==> flow/design.v <==
module ADD_step1
  (
   input  [31:0] floating_point1_in,
   input  [31:0] floating_point2_in,
   output 	 sign_shifted,
   output [25:0] frac_shifted,
   output 	 sign_not_shifted,
   output [25:0] frac_not_shifted,
   output [7:0]  exp_max
   );
   reg  [7:0] 	 unsigned_exp_diff;
   reg 		 cmp_out;  
   wire [31:0] 	 floating_point_shift;
   wire [31:0] 	 floating_point_not_shift;
   reg  [31:0] 	 shifted_floating_point;
   int_compare cmp_exponents (
			      .exp1(floating_point1_in[30:23]), 
			      .exp2(floating_point2_in[30:23]),
			      .u_diff(unsigned_exp_diff),
			      .cmp_out(cmp_out)
			      );
   assign floating_point_shift = cmp_out ? floating_point1_in : floating_point2_in;
   assign floating_point_not_shift = cmp_out ? floating_point2_in : floating_point1_in;
   assign exp_max = cmp_out ? floating_point2_in[30:23] : floating_point1_in[30:23];
   right_shift shift_frac_with_smaller_exp (
	       .fraction({1'b1, floating_point_shift[22:0], 2'b0}),
	       .shift_amount(unsigned_exp_diff),
	       .result(frac_shifted)
	       );
   assign frac_not_shifted = {1'b1, floating_point_not_shift[22:0], 2'b0};
   assign sign_not_shifted = floating_point_not_shift[31];
   assign sign_shifted     = floating_point_shift[31];
endmodule
module ADD_step2
  (
   input  [25:0] frac1,
   input         sign1,
   input  [25:0] frac2,
   input         sign2,
   input  [7:0]  exp_max_in, 
   output        sign_out,
   output [25:0] sum,
   output        carry_out,
   output reg [7:0]  exp_max_out
   );
   reg [26:0] 	 frac1_signed;
   reg [26:0] 	 frac2_signed;
   reg [26:0] 	 sum_signed;
   always_comb begin : exp_max_assignment
      if(sum_signed == 0) exp_max_out = 8'b00000000;
      else exp_max_out = exp_max_in;
   end
   u_to_s change_to_signed1(
			    .sign(sign1),
			    .frac_unsigned(frac1),
			    .frac_signed(frac1_signed)
			    );
   u_to_s change_to_signed2(
			    .sign(sign2),
			    .frac_unsigned(frac2),
			    .frac_signed(frac2_signed)
			    );
  adder_26b add_signed_fracs(
			     .frac1(frac1_signed),
			     .frac2(frac2_signed),
			     .sum(sum_signed),
			     .ovf(carry_out)
			     );
   s_to_u change_to_unsigned(
			     .frac_signed(sum_signed),
			     .sign(sign_out),
			     .frac_unsigned(sum)
			     );
endmodule
module ADD_step3
  (
   input 	 ovf_in,
   input 	 unf_in,
   input 	 dz,  
   input 	 inv,
   input [2:0] 	 frm,
   input [7:0] 	 exponent_max_in,
   input 	 sign_in,
   input [25:0]  frac_in,
   input 	 carry_out,
   output [31:0] floating_point_out,
   output [4:0]  flags
   );
   wire        inexact;
   wire        sign;
   wire [7:0]  exponent;
   wire [22:0] frac;
   assign {sign, exponent, frac} = floating_point_out;
   reg [7:0] exp_minus_shift_amount;
   reg [25:0] shifted_frac;
   reg [7:0]  shifted_amount;
   reg [7:0]  exp_out;
   reg        ovf;
   reg        unf;
   left_shift shift_left (
			  .fraction(frac_in),
			  .result(shifted_frac),
			  .shifted_amount(shifted_amount)
			  );
   subtract SUB (
		 .exp1(exponent_max_in),
		 .shifted_amount(shifted_amount),
		 .result(exp_minus_shift_amount)
		 );
   reg [24:0] round_this;
   always_comb begin
      ovf = 0;
      unf = 0;
      if(carry_out == 1) begin
	 round_this = frac_in[25:1];
	 exp_out    = exponent_max_in + 1;
	 if((exponent_max_in == 8'b11111110) && (~unf_in)) ovf = 1;
      end
      else begin
	 round_this = shifted_frac[24:0];
	 exp_out    = exp_minus_shift_amount;
	 if(({1'b0, exponent_max_in} < shifted_amount) && (~ovf_in)) unf = 1;
      end
   end
   reg [31:0] round_out;
   logic round_flag;
   rounder ROUND (
		  .frm(frm),
		  .sign(sign_in),
		  .exp_in(exp_out),
		  .fraction(round_this),
		  .round_out(round_out),
		  .rounded(round_flag)
		  );
   assign inexact                  = ovf_in | ovf | unf_in | unf | round_flag;
   assign flags                    = {inv, dz, (ovf | ovf_in), (unf | unf_in), inexact};
   assign floating_point_out[31]   = round_out[31];
   assign floating_point_out[30:0] = inv    ? 31'b1111111101111111111111111111111 :
				     ovf_in ? 31'b1111111100000000000000000000000 :
				     ovf    ? 31'b1111111100000000000000000000000 :
				     unf_in ? 31'b0000000000000000000000000000000 :
				     unf    ? 31'b0000000000000000000000000000000 :
				     round_out[30:0];
endmodule
module MUL_step1
  (
   input  [31:0] fp1_in,
   input  [31:0] fp2_in,
   output        sign1,
   output        sign2,
   output [7:0]  exp1,
   output [7:0]  exp2,
   output [25:0] product,
   output        carry_out
   );
   assign sign1 = fp1_in[31];
   assign sign2 = fp2_in[31];
   assign exp1  = fp1_in[30:23];
   assign exp2  = fp2_in[30:23];
   mul_26b MUL (
		.frac_in1({1'b1, fp1_in[22:0], 2'b00}),
		.frac_in2({1'b1, fp2_in[22:0], 2'b00}),
		.frac_out(product),
		.overflow(carry_out)
		);
endmodule  
module MUL_step2
  (
   input        sign1,
   input        sign2,
   input  [7:0] exp1,
   input  [7:0] exp2,
   output       sign_out,
   output [7:0] sum_exp,
   output reg   ovf,
   output reg   unf,
   input        carry
   );
   adder_8b add_EXPs(
		     .carry(carry),
		     .exp1(exp1),
		     .exp2(exp2),
		     .sum(sum_exp),
		     .ovf(ovf),
		     .unf(unf)
		     );
   assign sign_out = sign1 ^ sign2;
endmodule
module int_compare(
	input      [7:0] exp1,
	input      [7:0] exp2,
	output     [7:0] u_diff,
	output reg       cmp_out
);
wire [8:0] u_exp1 = {1'b0, exp1};
wire [8:0] u_exp2 = {1'b0, exp2}; 
reg  [8:0] diff;
assign u_diff = diff[7:0];
always_comb begin 
	diff = u_exp1 - u_exp2;
	case(diff[8]) 
		1'b0: cmp_out = 1'b0;
		1'b1: begin
		      cmp_out = 1'b1; 
		      diff = -diff;
		      end
	endcase
end 
endmodule
module right_shift(
	input      [25:0] fraction,
	input      [7:0]  shift_amount,
	output reg [25:0] result
);
	always_comb begin
		case(shift_amount)
			0 : result = fraction;
			1 : result =  {1'd0, fraction[25:1]}; 
			2 : result =  {2'd0, fraction[25:2]};
			3 : result =  {3'd0, fraction[25:3]};
			4 : result =  {4'd0, fraction[25:4]};
			5 : result =  {5'd0, fraction[25:5]};
			6 : result =  {6'd0, fraction[25:6]};
			7 : result =  {7'd0, fraction[25:7]};
			8 : result =  {8'd0, fraction[25:8]};
			9 : result =  {9'd0, fraction[25:9]};
			10: result = {10'd0, fraction[25:10]}; 
			11: result = {11'd0, fraction[25:11]};
			12: result = {12'd0, fraction[25:12]};
			13: result = {13'd0, fraction[25:13]};
			14: result = {14'd0, fraction[25:14]};
			15: result = {15'd0, fraction[25:15]};
			16: result = {16'd0, fraction[25:16]};
			17: result = {17'd0, fraction[25:17]};
			18: result = {18'd0, fraction[25:18]};
			19: result = {19'd0, fraction[25:19]};
			20: result = {20'd0, fraction[25:20]};
			21: result = {21'd0, fraction[25:21]};
			22: result = {22'd0, fraction[25:22]};
			23: result = {23'd0, fraction[25:23]};
			24: result = {24'd0, fraction[25:24]};
			25: result = {25'd0, fraction[25]};
		   default: result = 26'd0;
	        endcase
	end
endmodule
module u_to_s(
	input             sign,
	input      [25:0] frac_unsigned,
	output reg [26:0] frac_signed
);
always_comb begin
	frac_signed = {1'b0, frac_unsigned};
	if(sign == 1) begin
		frac_signed = -frac_signed;
	end
end
endmodule
module s_to_u(
	input      [26:0] frac_signed,
	output reg        sign,
	output     [25:0] frac_unsigned
);
reg [26:0] rfrac_signed;
assign frac_unsigned = rfrac_signed[25:0];
always_comb begin
        sign = 0;
	rfrac_signed = frac_signed;
	if(frac_signed[26] == 1) begin
		rfrac_signed = -frac_signed;
		sign         = 1;
	end
end
endmodule
module adder_26b(
	input      [26:0] frac1,
	input      [26:0] frac2, 
	output reg [26:0] sum, 
	output reg        ovf
);
always_comb begin 
   sum = frac1 + frac2;
   ovf = 0;
   if(frac1[26] == 1 && frac2[26]== 1 && sum[26] == 0) begin
      ovf = 1;
      sum[26] = 1;
   end
   if(frac1[26] == 0 && frac2[26]== 0 && sum[26] == 1) begin
      ovf = 1;
      sum[26] = 0;
   end
end
endmodule
module mul_26b
(
 input  [25:0] frac_in1,
 input  [25:0] frac_in2,
 output [25:0] frac_out,
 output        overflow
 );
   reg 	[51:0] frac_out_52b;
   assign overflow = frac_out_52b[51];
   assign frac_out = frac_out_52b[50:25];
   always_comb begin : MULTIPLY
      frac_out_52b = frac_in1 * frac_in2;
   end
endmodule   
module adder_8b(
	input carry,
	input [7:0]  exp1,
	input [7:0]  exp2, 
	output [7:0] sum, 
	output 	     ovf,
	output 	     unf
);
   reg [7:0] 	     r_exp1;
   reg [7:0] 	     r_exp2;
   reg [7:0] 	     r_sum;
   always_comb begin
      r_exp1 = exp1 - 8'b10000000;
      r_exp2 = exp2 - 8'b10000000;
      r_sum  = r_exp1 + r_exp2;
   end
   assign sum = (exp1 + exp2) - 8'b10000000;  
   assign ovf = r_sum[7] && ~r_exp1[7] && ~r_exp2[7];
   assign unf = ((carry != 1) || (sum != 8'b11111111)) && (~r_sum[7] && r_exp1[7] && r_exp2[7]);
endmodule
module subtract
(
 input  [7:0] exp1,
 input  [7:0] shifted_amount,
 output [7:0] result
);
   reg [8:0]  u_exp1;
   reg [8:0]  u_shifted_amount;
   reg [8:0]  u_result;
always_comb   begin
   u_exp1           = {1'b0, exp1};
   u_shifted_amount = {1'b0,shifted_amount};
   u_result         = u_exp1 - u_shifted_amount;
end
   assign result = u_result[7:0];
endmodule  
module rounder(
	       input      [2:0]  frm,
	       input 		 sign,
	       input      [7:0]  exp_in,
	       input      [24:0] fraction,
	       output reg [31:0] round_out,
	       output            rounded
	       );
   reg        round_amount;
   localparam RNE = 3'b000;
   localparam RZE = 3'b001;
   localparam RDN = 3'b010;
   localparam RUP = 3'b011;
   localparam RMM = 3'b100;
   always_comb begin
      round_amount = 0;
      if(fraction[24:2] != '1) begin
	 if(frm == RNE) begin
	    if(fraction[1:0] == 2'b11)
	      round_amount = 1;
	 end
	 else if(frm == RZE) begin
	    round_amount = 0;
	 end
	 else if(frm == RDN) begin
	 if(sign == 1 && ((fraction[0] == 1) || (fraction[1] == 1)))
	    round_amount = 1;
	 end
	 else if(frm == RUP) begin
	    if(sign == 0 && ((fraction[0] == 1) || (fraction[1] == 1)))
	      round_amount = 1;
	 end
	 else if(frm == RMM) begin
	    if(fraction[1] == 1)
	      round_amount = 1;
	 end
      end  
   end  
   assign rounded   = round_amount;
   assign round_out = {sign, exp_in, fraction[24:2] + round_amount};
endmodule
module left_shift(
	input      [25:0] fraction,
	output reg [25:0] result,
	output reg [7:0] shifted_amount
);
	always_comb begin
	        result = fraction; 
	        shifted_amount = 0;
		casez(fraction) 
			26'b01????????????????????????: begin result = {fraction[24:0], 1'd0}; shifted_amount = 1;  end
			26'b001???????????????????????: begin result = {fraction[23:0], 2'd0}; shifted_amount = 2;  end
			26'b0001??????????????????????: begin result = {fraction[22:0], 3'd0}; shifted_amount = 3;  end 
			26'b00001?????????????????????: begin result = {fraction[21:0], 4'd0}; shifted_amount = 4;  end
			26'b000001????????????????????: begin result = {fraction[20:0], 5'd0}; shifted_amount = 5;  end
			26'b0000001???????????????????: begin result = {fraction[19:0], 6'd0}; shifted_amount = 6;  end
			26'b00000001??????????????????: begin result = {fraction[18:0], 7'd0}; shifted_amount = 7;  end 
			26'b000000001?????????????????: begin result = {fraction[17:0], 8'd0}; shifted_amount = 8;  end
			26'b0000000001????????????????: begin result = {fraction[16:0], 9'd0}; shifted_amount = 9;  end
			26'b00000000001???????????????: begin result = {fraction[15:0],10'd0}; shifted_amount = 10; end
			26'b000000000001??????????????: begin result = {fraction[14:0],11'd0}; shifted_amount = 11; end
			26'b0000000000001?????????????: begin result = {fraction[13:0],12'd0}; shifted_amount = 12; end
			26'b00000000000001????????????: begin result = {fraction[12:0],13'd0}; shifted_amount = 13; end
			26'b000000000000001???????????: begin result = {fraction[11:0],14'd0}; shifted_amount = 14; end
			26'b0000000000000001??????????: begin result = {fraction[10:0],15'd0}; shifted_amount = 15; end
			26'b00000000000000001?????????: begin result = {fraction[9:0], 16'd0}; shifted_amount = 16; end
			26'b000000000000000001????????: begin result = {fraction[8:0], 17'd0}; shifted_amount = 17; end
			26'b0000000000000000001???????: begin result = {fraction[7:0], 18'd0}; shifted_amount = 18; end
			26'b00000000000000000001??????: begin result = {fraction[6:0], 19'd0}; shifted_amount = 19; end
			26'b000000000000000000001?????: begin result = {fraction[5:0], 20'd0}; shifted_amount = 20; end
			26'b0000000000000000000001????: begin result = {fraction[4:0], 21'd0}; shifted_amount = 21; end
			26'b00000000000000000000001???: begin result = {fraction[3:0], 22'd0}; shifted_amount = 22; end
			26'b000000000000000000000001??: begin result = {fraction[2:0], 23'd0}; shifted_amount = 23; end
			26'b0000000000000000000000001?: begin result = {fraction[1:0], 24'd0}; shifted_amount = 24; end
			26'b00000000000000000000000001: begin result = {fraction[0],   25'd0}; shifted_amount = 25; end
		endcase
	end
endmodule
module FPU_top_level
(
 input 	       clk,
 input 	       nrst,
 input  [31:0] floating_point1,
 input  [31:0] floating_point2,
 input  [2:0]  frm,
 input  [6:0]  funct7,
 output [31:0] floating_point_out,
 output [4:0]  flags
 );
   reg [2:0]   frm2;
   reg [2:0]   frm3;
   reg [6:0]   funct7_2;
   reg [6:0]   funct7_3;
   localparam ADD = 7'b0100000;
   localparam MUL = 7'b0000010;
   reg 	       sign_shifted;
   reg [25:0]  frac_shifted;
   reg 	       sign_not_shifted;
   reg [25:0]  frac_not_shifted;
   reg [7:0]   exp_max;
   reg         mul_sign1;
   reg         mul_sign2;
   reg [7:0]   mul_exp1;
   reg [7:0]   mul_exp2;
   reg [25:0]  product;
   reg         mul_carry_out;
   reg [61:0]  step1_to_step2;
   reg [61:0]  nxt_step1_to_step2;
   reg        add_sign_out;
   reg [25:0] add_sum;
   reg 	      add_carry_out;
   reg [7:0]  add_exp_max;
   reg        mul_sign_out;
   reg [7:0]  sum_exp;
   reg        mul_ovf;
   reg        mul_unf;
   reg        inv;
   reg        inv2;
   reg        inv3;
   reg [37:0] step2_to_step3;
   reg [37:0] nxt_step2_to_step3;
        ADD_step1 addStep1(
			   .floating_point1_in(floating_point1),
			   .floating_point2_in(floating_point2),
			   .sign_shifted(sign_shifted),
			   .frac_shifted(frac_shifted),
			   .sign_not_shifted(sign_not_shifted),
			   .frac_not_shifted(frac_not_shifted),
			   .exp_max(exp_max)
			   );
        MUL_step1 mulStep1(
			   .fp1_in(floating_point1),
			   .fp2_in(floating_point2),
			   .sign1(mul_sign1),
			   .sign2(mul_sign2),
			   .exp1(mul_exp1),
			   .exp2(mul_exp2),
			   .product(product),
			   .carry_out(mul_carry_out)
			   );
   always_comb begin : check_for_invalid_op
      inv = 0;
      if(funct7 == ADD) begin
	 if((floating_point1[30:0] == 31'h7F800000) && 
	    (floating_point2[30:0] == 31'h7F800000) && 
	    (floating_point1[31] ^ floating_point2[31])) begin
	        inv = 1;
	 end
      end
      if(funct7 == MUL) begin
	 if(((floating_point1[30:0] == 31'h00000000)  &&
	     (floating_point2[30:0] == 31'h7F800000)) ||
	    ((floating_point1[30:0] == 31'h7F800000)  &&
	     (floating_point2[30:0] == 31'h00000000))) begin
	        inv = 1;
	 end
      end
   end  
   always_comb begin : select_op_step1to2
      nxt_step1_to_step2 = '0;
      case(funct7)
	ADD: begin
	   nxt_step1_to_step2[61]    = sign_shifted;
	   nxt_step1_to_step2[60:35] = frac_shifted;
	   nxt_step1_to_step2[34]    = sign_not_shifted;
	   nxt_step1_to_step2[33:8]  = frac_not_shifted;
	   nxt_step1_to_step2[7:0]   = exp_max;
	end
	MUL: begin
	   nxt_step1_to_step2[61]    = mul_sign1;
	   nxt_step1_to_step2[60]    = mul_sign2;
           nxt_step1_to_step2[59:52] = mul_exp1;
	   nxt_step1_to_step2[51:44] = mul_exp2;
	   nxt_step1_to_step2[43:18] = product;
	   nxt_step1_to_step2[17]    = mul_carry_out;
	end
      endcase  
   end  
   always_ff @ (posedge clk, negedge nrst) begin : STEP1_to_STEP2
      if(nrst == 0) begin
         frm2           <= 0;
	 step1_to_step2 <= 0;
         funct7_2       <= 0;
	 inv2           <= 0;
      end
      else begin
         frm2           <= frm;
	 step1_to_step2 <= nxt_step1_to_step2;
	 funct7_2       <= funct7;
	 inv2           <= inv;
      end
   end 
	 ADD_step2 add_step2 (
			      .frac1(step1_to_step2[60:35]),     
			      .sign1(step1_to_step2[61]),        
			      .frac2(step1_to_step2[33:8]),      
			      .sign2(step1_to_step2[34]),        
			      .exp_max_in(step1_to_step2[7:0]),  
			      .sign_out(add_sign_out),
			      .sum(add_sum),
			      .carry_out(add_carry_out),
			      .exp_max_out(add_exp_max)
			      );
         MUL_step2 mul_step2 (
			      .sign1(step1_to_step2[61]),    
			      .sign2(step1_to_step2[60]),    
			      .exp1(step1_to_step2[59:52]),  
			      .exp2(step1_to_step2[51:44]),  
			      .sign_out(mul_sign_out),
			      .sum_exp(sum_exp),
			      .ovf(mul_ovf),
			      .unf(mul_unf),
			      .carry(step1_to_step2[17])
			      );
   always_comb begin : select_op_step2to3
      nxt_step2_to_step3 = '0;
      case(funct7_2)
	ADD: begin
	   nxt_step2_to_step3[37:36]= 2'b00;
	   nxt_step2_to_step3[35]   = add_sign_out;
	   nxt_step2_to_step3[34:9] = add_sum;
	   nxt_step2_to_step3[8]    = add_carry_out;
	   nxt_step2_to_step3[7:0]  = add_exp_max;
	end
	MUL: begin
	   nxt_step2_to_step3[37]   = mul_ovf;
       	   nxt_step2_to_step3[36]   = mul_unf;	      
	   nxt_step2_to_step3[35]   = mul_sign_out;
	   nxt_step2_to_step3[34:9] = step1_to_step2[43:18];  
	   nxt_step2_to_step3[8]    = step1_to_step2[17];     
	   nxt_step2_to_step3[7:0]  = sum_exp;
	end
      endcase  
   end  
   always_ff @ (posedge clk, negedge nrst) begin : STEP2_to_STEP3
      if(nrst == 0) begin
	 funct7_3       <= 0;
         step2_to_step3 <= 0;
	 frm3           <= 0;
	 inv3           <= 0;
      end
      else begin
	 funct7_3       <= funct7_2;
	 step2_to_step3 <= nxt_step2_to_step3;
	 frm3           <= frm2;
	 inv3           <= inv2;
      end 
   end  
   reg o;
   always_comb begin
      if((step2_to_step3[7:0] == 8'b11111111) && (step2_to_step3[36] == 1'b0) && (step2_to_step3[8] == 0)) o = 1;
      else o = step2_to_step3[37]; 
   end
   ADD_step3 step3 (
		    .ovf_in(o),
		    .unf_in(step2_to_step3[36]),
		    .dz(1'b0),
		    .inv(inv3),
		    .frm(frm3),
		    .exponent_max_in(step2_to_step3[7:0]),
		    .sign_in(step2_to_step3[35]),
		    .frac_in(step2_to_step3[34:9]),
		    .carry_out(step2_to_step3[8]),
		    .floating_point_out(floating_point_out),
		    .flags(flags)
		    );
 endmodule
* Tool chain data of FPU_top_level
Tool output for the design above, in the order of the flow. Line numbers count from 1 in the design file above. Operators carry their Yosys type and port widths (W data, S select, Z words). Library cell names are shortened. A cell with n/a has no value.
Set-up: design top FPU_top_level, clock input clk, library sky130hd, library corner tt_025C_1v80

* Word level
Source: Yosys, flattened and elaborated, memories not mapped. Widths are those after wreduce; folded enables and synchronous resets count as part of the registers. Registers that Yosys merges into a memory's read port (data or address) are not register bits. Print and check cells do not count. Equal cells are merged and count once.
Storage and ports: flip-flop bits (word level) 115, bits of input ports 76, output and inout bits 37, elaborated cells 193
Operators by class: add/sub/neg operators 14, multiply operators 1, magnitude comparators 1, equal/unequal tests 65, multiplexer cells 59, bitwise logic cells 19, reduce/logical cells 27
Operator list (number):
- $mul A24 B24 Y48 | 1
- $pmux W26 S26 | 1
- $pmux W25 S25 | 1
- $mux W31 | 5
- $pmux W5 S25 | 1
- $eq A8 B5 Y1 const B | 10
- $eq A8 B4 Y1 const B | 8
- $mux W32 | 2
- $pmux W8 S2 | 4
- $eq A31 B31 Y1 const B | 2
- $logic_not A31 Y1 | 2
- $neg A26 Y27 | 2
- $mux W27 | 2
- $pmux W26 S2 | 1
- $eq A8 B3 Y1 const B | 4
- $pmux W16 S2 | 1
- $mux W8 | 4
- $add A27 B27 Y27 | 1
- $logic_not A27 Y1 | 1
- $eq A26 B1 Y1 const B | 1
- $neg A26 Y26 | 1
- $mux W26 | 1
- $mux W1 | 26
- $eq A25 B1 Y1 const B | 1
- $mux W25 | 1
- $eq A24 B1 Y1 const B | 1
- $sub A8 B8 Y8 const B | 3
- $add A23 B1 Y23 | 1
Other operator kinds: 47; their cells: 97.

* Longest topological paths
Yosys ltp: most cells in a row. Word level: on the elaborated netlist, between registers, memories and ports. Mapped: between sequential cells and ports; inverters and the memories' decode and read muxes count.
Depth: depth after elaboration 17, ABC_AREA 0, depth in mapped cells 29, mapped depth without buffers 27

* Synthesis result
The flow's flattened synthesis, as Yosys stat reports it; memories are mapped. The netlist is that of the ABC_AREA named above (0 if unset); the other value can give another one. The area totals of this step are shown rounded.
Cell types:
- fa_1 | number 489, total area 9.79E+03 um^2
- ha_1 | number 228, total area 2.85E+03 um^2
- dfrtp_1 | number 113, total area 2.83E+03 um^2
- inv_1 | number 637, total area 2.39E+03 um^2
- nand2_1 | number 518, total area 1.94E+03 um^2
- and2_1 | number 256, total area 1.6E+03 um^2
- clkbuf_1 | number 286, total area 1073.53 um^2
- xnor2_1 | number 108, total area 945.907 um^2
- o21ai_0 | number 171, total area 855.821 um^2
- o22ai_1 | number 128, total area 800.768 um^2
- a21oi_1 | number 156, total area 780.749 um^2
- nor2_1 | number 170, total area 638.112 um^2
- xor2_1 | number 52, total area 455.437 um^2
- mux2i_1 | number 40, total area 400.384 um^2
- nor3_1 | number 70, total area 350.336 um^2
- nand3_1 | number 65, total area 325.312 um^2
- nor4_1 | number 52, total area 325.312 um^2
- a21o_1 | number 30, total area 225.216 um^2
Other cell types: 78; their cells: 651.
Mapped netlist: cells in the netlist 4220, mapped area 33700 um^2, area of sequential cells 2830 um^2, flip-flops 113, buffers 313
The figures by module come from a second, unflattened synthesis with its own total; it is not the netlist above.
Second synthesis, totals: cells (unflattened synthesis) 4545, area (unflattened synthesis) 39200 um^2
Each row is one instance without its submodules.
By module:
- mul_26b | instances 1, cells 2323, area 21200 um^2, seq. area 0.0 um^2
- FPU_top_level | instances 1, cells 279, area 4110 um^2, seq. area 2880 um^2
- left_shift | instances 1, cells 539, area 3220 um^2, seq. area 0.0 um^2
- right_shift | instances 1, cells 460, area 3080 um^2, seq. area 0.0 um^2
- adder_26b | instances 1, cells 203, area 1450 um^2, seq. area 0.0 um^2
- u_to_s | instances 2, cells 86, area 678 um^2, seq. area 0.0 um^2
- ADD_step3 | instances 1, cells 131, area 1060 um^2, seq. area 0.0 um^2
- ADD_step1 | instances 1, cells 67, area 872 um^2, seq. area 0.0 um^2
- s_to_u | instances 1, cells 76, area 602 um^2, seq. area 0.0 um^2
- rounder | instances 1, cells 80, area 577 um^2, seq. area 0.0 um^2
- adder_8b | instances 1, cells 59, area 517 um^2, seq. area 0.0 um^2
- int_compare | instances 1, cells 68, area 485 um^2, seq. area 0.0 um^2
- subtract | instances 1, cells 48, area 328 um^2, seq. area 0.0 um^2
- ADD_step2 | instances 1, cells 19, area 173 um^2, seq. area 0.0 um^2
Further modules, not shown: 2.

* Worst setup path after synthesis
OpenSTA on the mapped netlist: ideal clock, no wires. The path of least setup slack (recovery checks aside). Input and output delay are each 20% of the period. Register names are those of the netlist, which keeps one name where synthesis merged equal registers.
Timing path after synthesis: path type input-to-reg, start point input floating_point2[4], end point register step1_to_step2[17], clock period 10.0 ns, input delay 2.000 ns, setup time 0.138 ns, launch time at the first pin 2.000 ns, arrival 8.737 ns, required time 9.862 ns, setup slack 1.125 ns, delay of the path 6.875 ns, stages 29, path buffers 2, synthesis period reached 8.875 ns
"delay of the path" is the arrival time less input delay plus setup time. "stages": output pins that drive a net of the path, with the launching flip-flop's if there is one; two outputs of one cell count as two. "synthesis period reached" is the clock period less the worst setup slack; recovery checks do not enter. This is arithmetic on one report: input and output delays are still those of the set period (20% each). Between the ends stands the longest chain of elaborated cells between them, by number of cells; it is not shown to be the way that was timed. Of several equally long chains one is given. Each line given opens the expression or statement behind the cell; cells for indexed reads and writes are added by Yosys, which also makes memories of some case tables.
On the way, after synthesis: cell sequence clkbuf_1 -> clkbuf_1 -> nand2_1 -> fa_1 -> inv_1 -> fa_1 -> inv_1 -> fa_1 -> inv_1 -> fa_1 -> inv_1 -> fa_1 -> inv_1 -> fa_1 -> inv_1 -> fa_1 -> inv_1 -> ha_1 -> a211oi_1 -> o211ai_1 -> nand2_1 -> o21ai_0 -> o21ai_0 -> o211ai_1 -> a2111oi_0 -> o31ai_1 -> a21oi_1 -> xnor2_1 -> o22ai_1, cells in the longest elaborated chain 2, elaborated cells on any way between the ends 2, RTL lines with such cells 2, those cells by class mul (1); mux (1)
Ends and longest elaborated chain, after synthesis:
- start: declaration | line 427 | input  [31:0] floating_point2,
- $mul A24 B24 Y48 | line 305 | frac_out_52b = frac_in1 * frac_in2;
- $pmux W1 S2 | line 504 | case(funct7)
- end: assignment | line 525 | step1_to_step2 <= 0;
- end: assignment | line 531 | step1_to_step2 <= nxt_step1_to_step2;
- end: declaration | line 450 | reg [61:0]  step1_to_step2;

* Path in the finished layout
Path of least setup slack in the final report of entry A (OpenROAD, finished layout, wires in). Where an end is a register, its clock arrival counts in the times.
Timing path post-layout: path type input-to-reg, start point input floating_point2[8], end point register step1_to_step2[35], clock period 16.5 ns, input delay 3.30 ns, setup time 0.13 ns, launch time at the first pin 3.30 ns, arrival 12.12 ns, required time 16.81 ns, setup slack 4.69 ns, stages 26, path buffers 1
Between the ends stands the longest chain of elaborated cells between them, by number of cells; it is not shown to be the way that was timed. Of several equally long chains one is given.
On the way, post-layout: cell sequence clkdlybuf4s50_1 -> clkinv_1 -> nor2_1 -> fa_1 -> fa_1 -> inv_1 -> fa_1 -> inv_1 -> fa_1 -> inv_1 -> fa_1 -> inv_1 -> fa_1 -> inv_1 -> fa_1 -> inv_1 -> ha_1 -> nand4_1 -> nor4b_1 -> o21ai_0 -> o21ai_0 -> a21oi_1 -> nor2b_1 -> o21ai_0 -> xnor2_1 -> o22ai_1, cells in the longest elaborated chain 3, elaborated cells on any way between the ends 4, RTL lines with such cells 4, those cells by class mul (1); mux (3)
Ends and longest elaborated chain, post-layout:
- start: declaration | line 427 | input  [31:0] floating_point2,
- $mux W32 | line 22 | assign floating_point_shift = cmp_out ? floating_point1_in : floating_point2_in;
- $pmux W26 S26 | line 216 | case(shift_amount)
- $pmux W9 S2 | line 504 | case(funct7)
- end: assignment | line 525 | step1_to_step2 <= 0;
- end: assignment | line 531 | step1_to_step2 <= nxt_step1_to_step2;
- end: declaration | line 450 | reg [61:0]  step1_to_step2;

Stored flow runs of FPU_top_level (3 of them; Yosys, OpenROAD, sky130hd). They differ in their settings and are not a sequence. Constraints: input delay and output delay 20% of the set period each, output load 0.01 pF.
By "achieved clock period" is meant the clock period of the run minus its worst setup slack. This is arithmetic on one report: input and output delays are still those of the set period (20% each).
"worst setup path time" = time allowed to the worst setup path (clock period - input delay - output delay, where it has them) - its slack; a late launch clock adds to it, a late capture clock takes from it.
Measured values are rounded.
[entry A] settings: CELL_PAD_IN_SITES_GLOBAL_PLACEMENT=0, CORE_UTILIZATION=48, CTS_CLUSTER_DIAMETER=208, CTS_CLUSTER_SIZE=99, GPL_TIMING_DRIVEN=1, MAX_ROUTING_LAYER=met4, PLACE_DENSITY_LB_ADDON=0.04, SETUP_SLACK_MARGIN=-1.64, period_ns=16.5, CAP_MARGIN=20, CORE_MARGIN=2, SLEW_MARGIN=20
[entry A] result: chip area after synthesis (Yosys) 33700 um^2, die area 72300 um^2, utilization 51.9%, worst setup slack after layout 4.69 ns, total negative slack 0.000 ns, worst hold slack 0.353 ns, achieved clock period 11.809 ns, worst setup path time 8.51 ns, worst setup path kind input-to-reg
[entry B] settings: ABC_AREA=1, CAP_MARGIN=30, CORE_ASPECT_RATIO=1.42, CORE_MARGIN=6, CORE_UTILIZATION=34, CTS_CLUSTER_DIAMETER=30, CTS_CLUSTER_SIZE=93, MAX_ROUTING_LAYER=met4, MIN_ROUTING_LAYER=met2, PLACE_DENSITY_LB_ADDON=0.03, SLEW_MARGIN=15, period_ns=12.7
[entry B] result: chip area after synthesis (Yosys) 35600 um^2, die area 113000 um^2, utilization 37.8%, worst setup slack after layout 2.72 ns, total negative slack 0.000 ns, worst hold slack 0.363 ns, achieved clock period 9.984 ns, worst setup path time 7.44 ns, worst setup path kind reg-to-output
[entry C] settings: CORE_ASPECT_RATIO=1.57, CORE_MARGIN=3, CORE_UTILIZATION=28, CTS_CLUSTER_DIAMETER=191, GPL_ROUTABILITY_DRIVEN=1, GPL_TIMING_DRIVEN=1, HOLD_SLACK_MARGIN=0.27, SETUP_SLACK_MARGIN=0.53, TNS_END_PERCENT=60, period_ns=7.35, CAP_MARGIN=20, SLEW_MARGIN=20
[entry C] result: chip area after synthesis (Yosys) 33700 um^2, die area 125000 um^2, utilization 36.7%, worst setup slack after layout -0.642 ns, total negative slack -9.22 ns, worst hold slack 0.346 ns, achieved clock period 7.992 ns, worst setup path time 6.52 ns, worst setup path kind input-to-reg
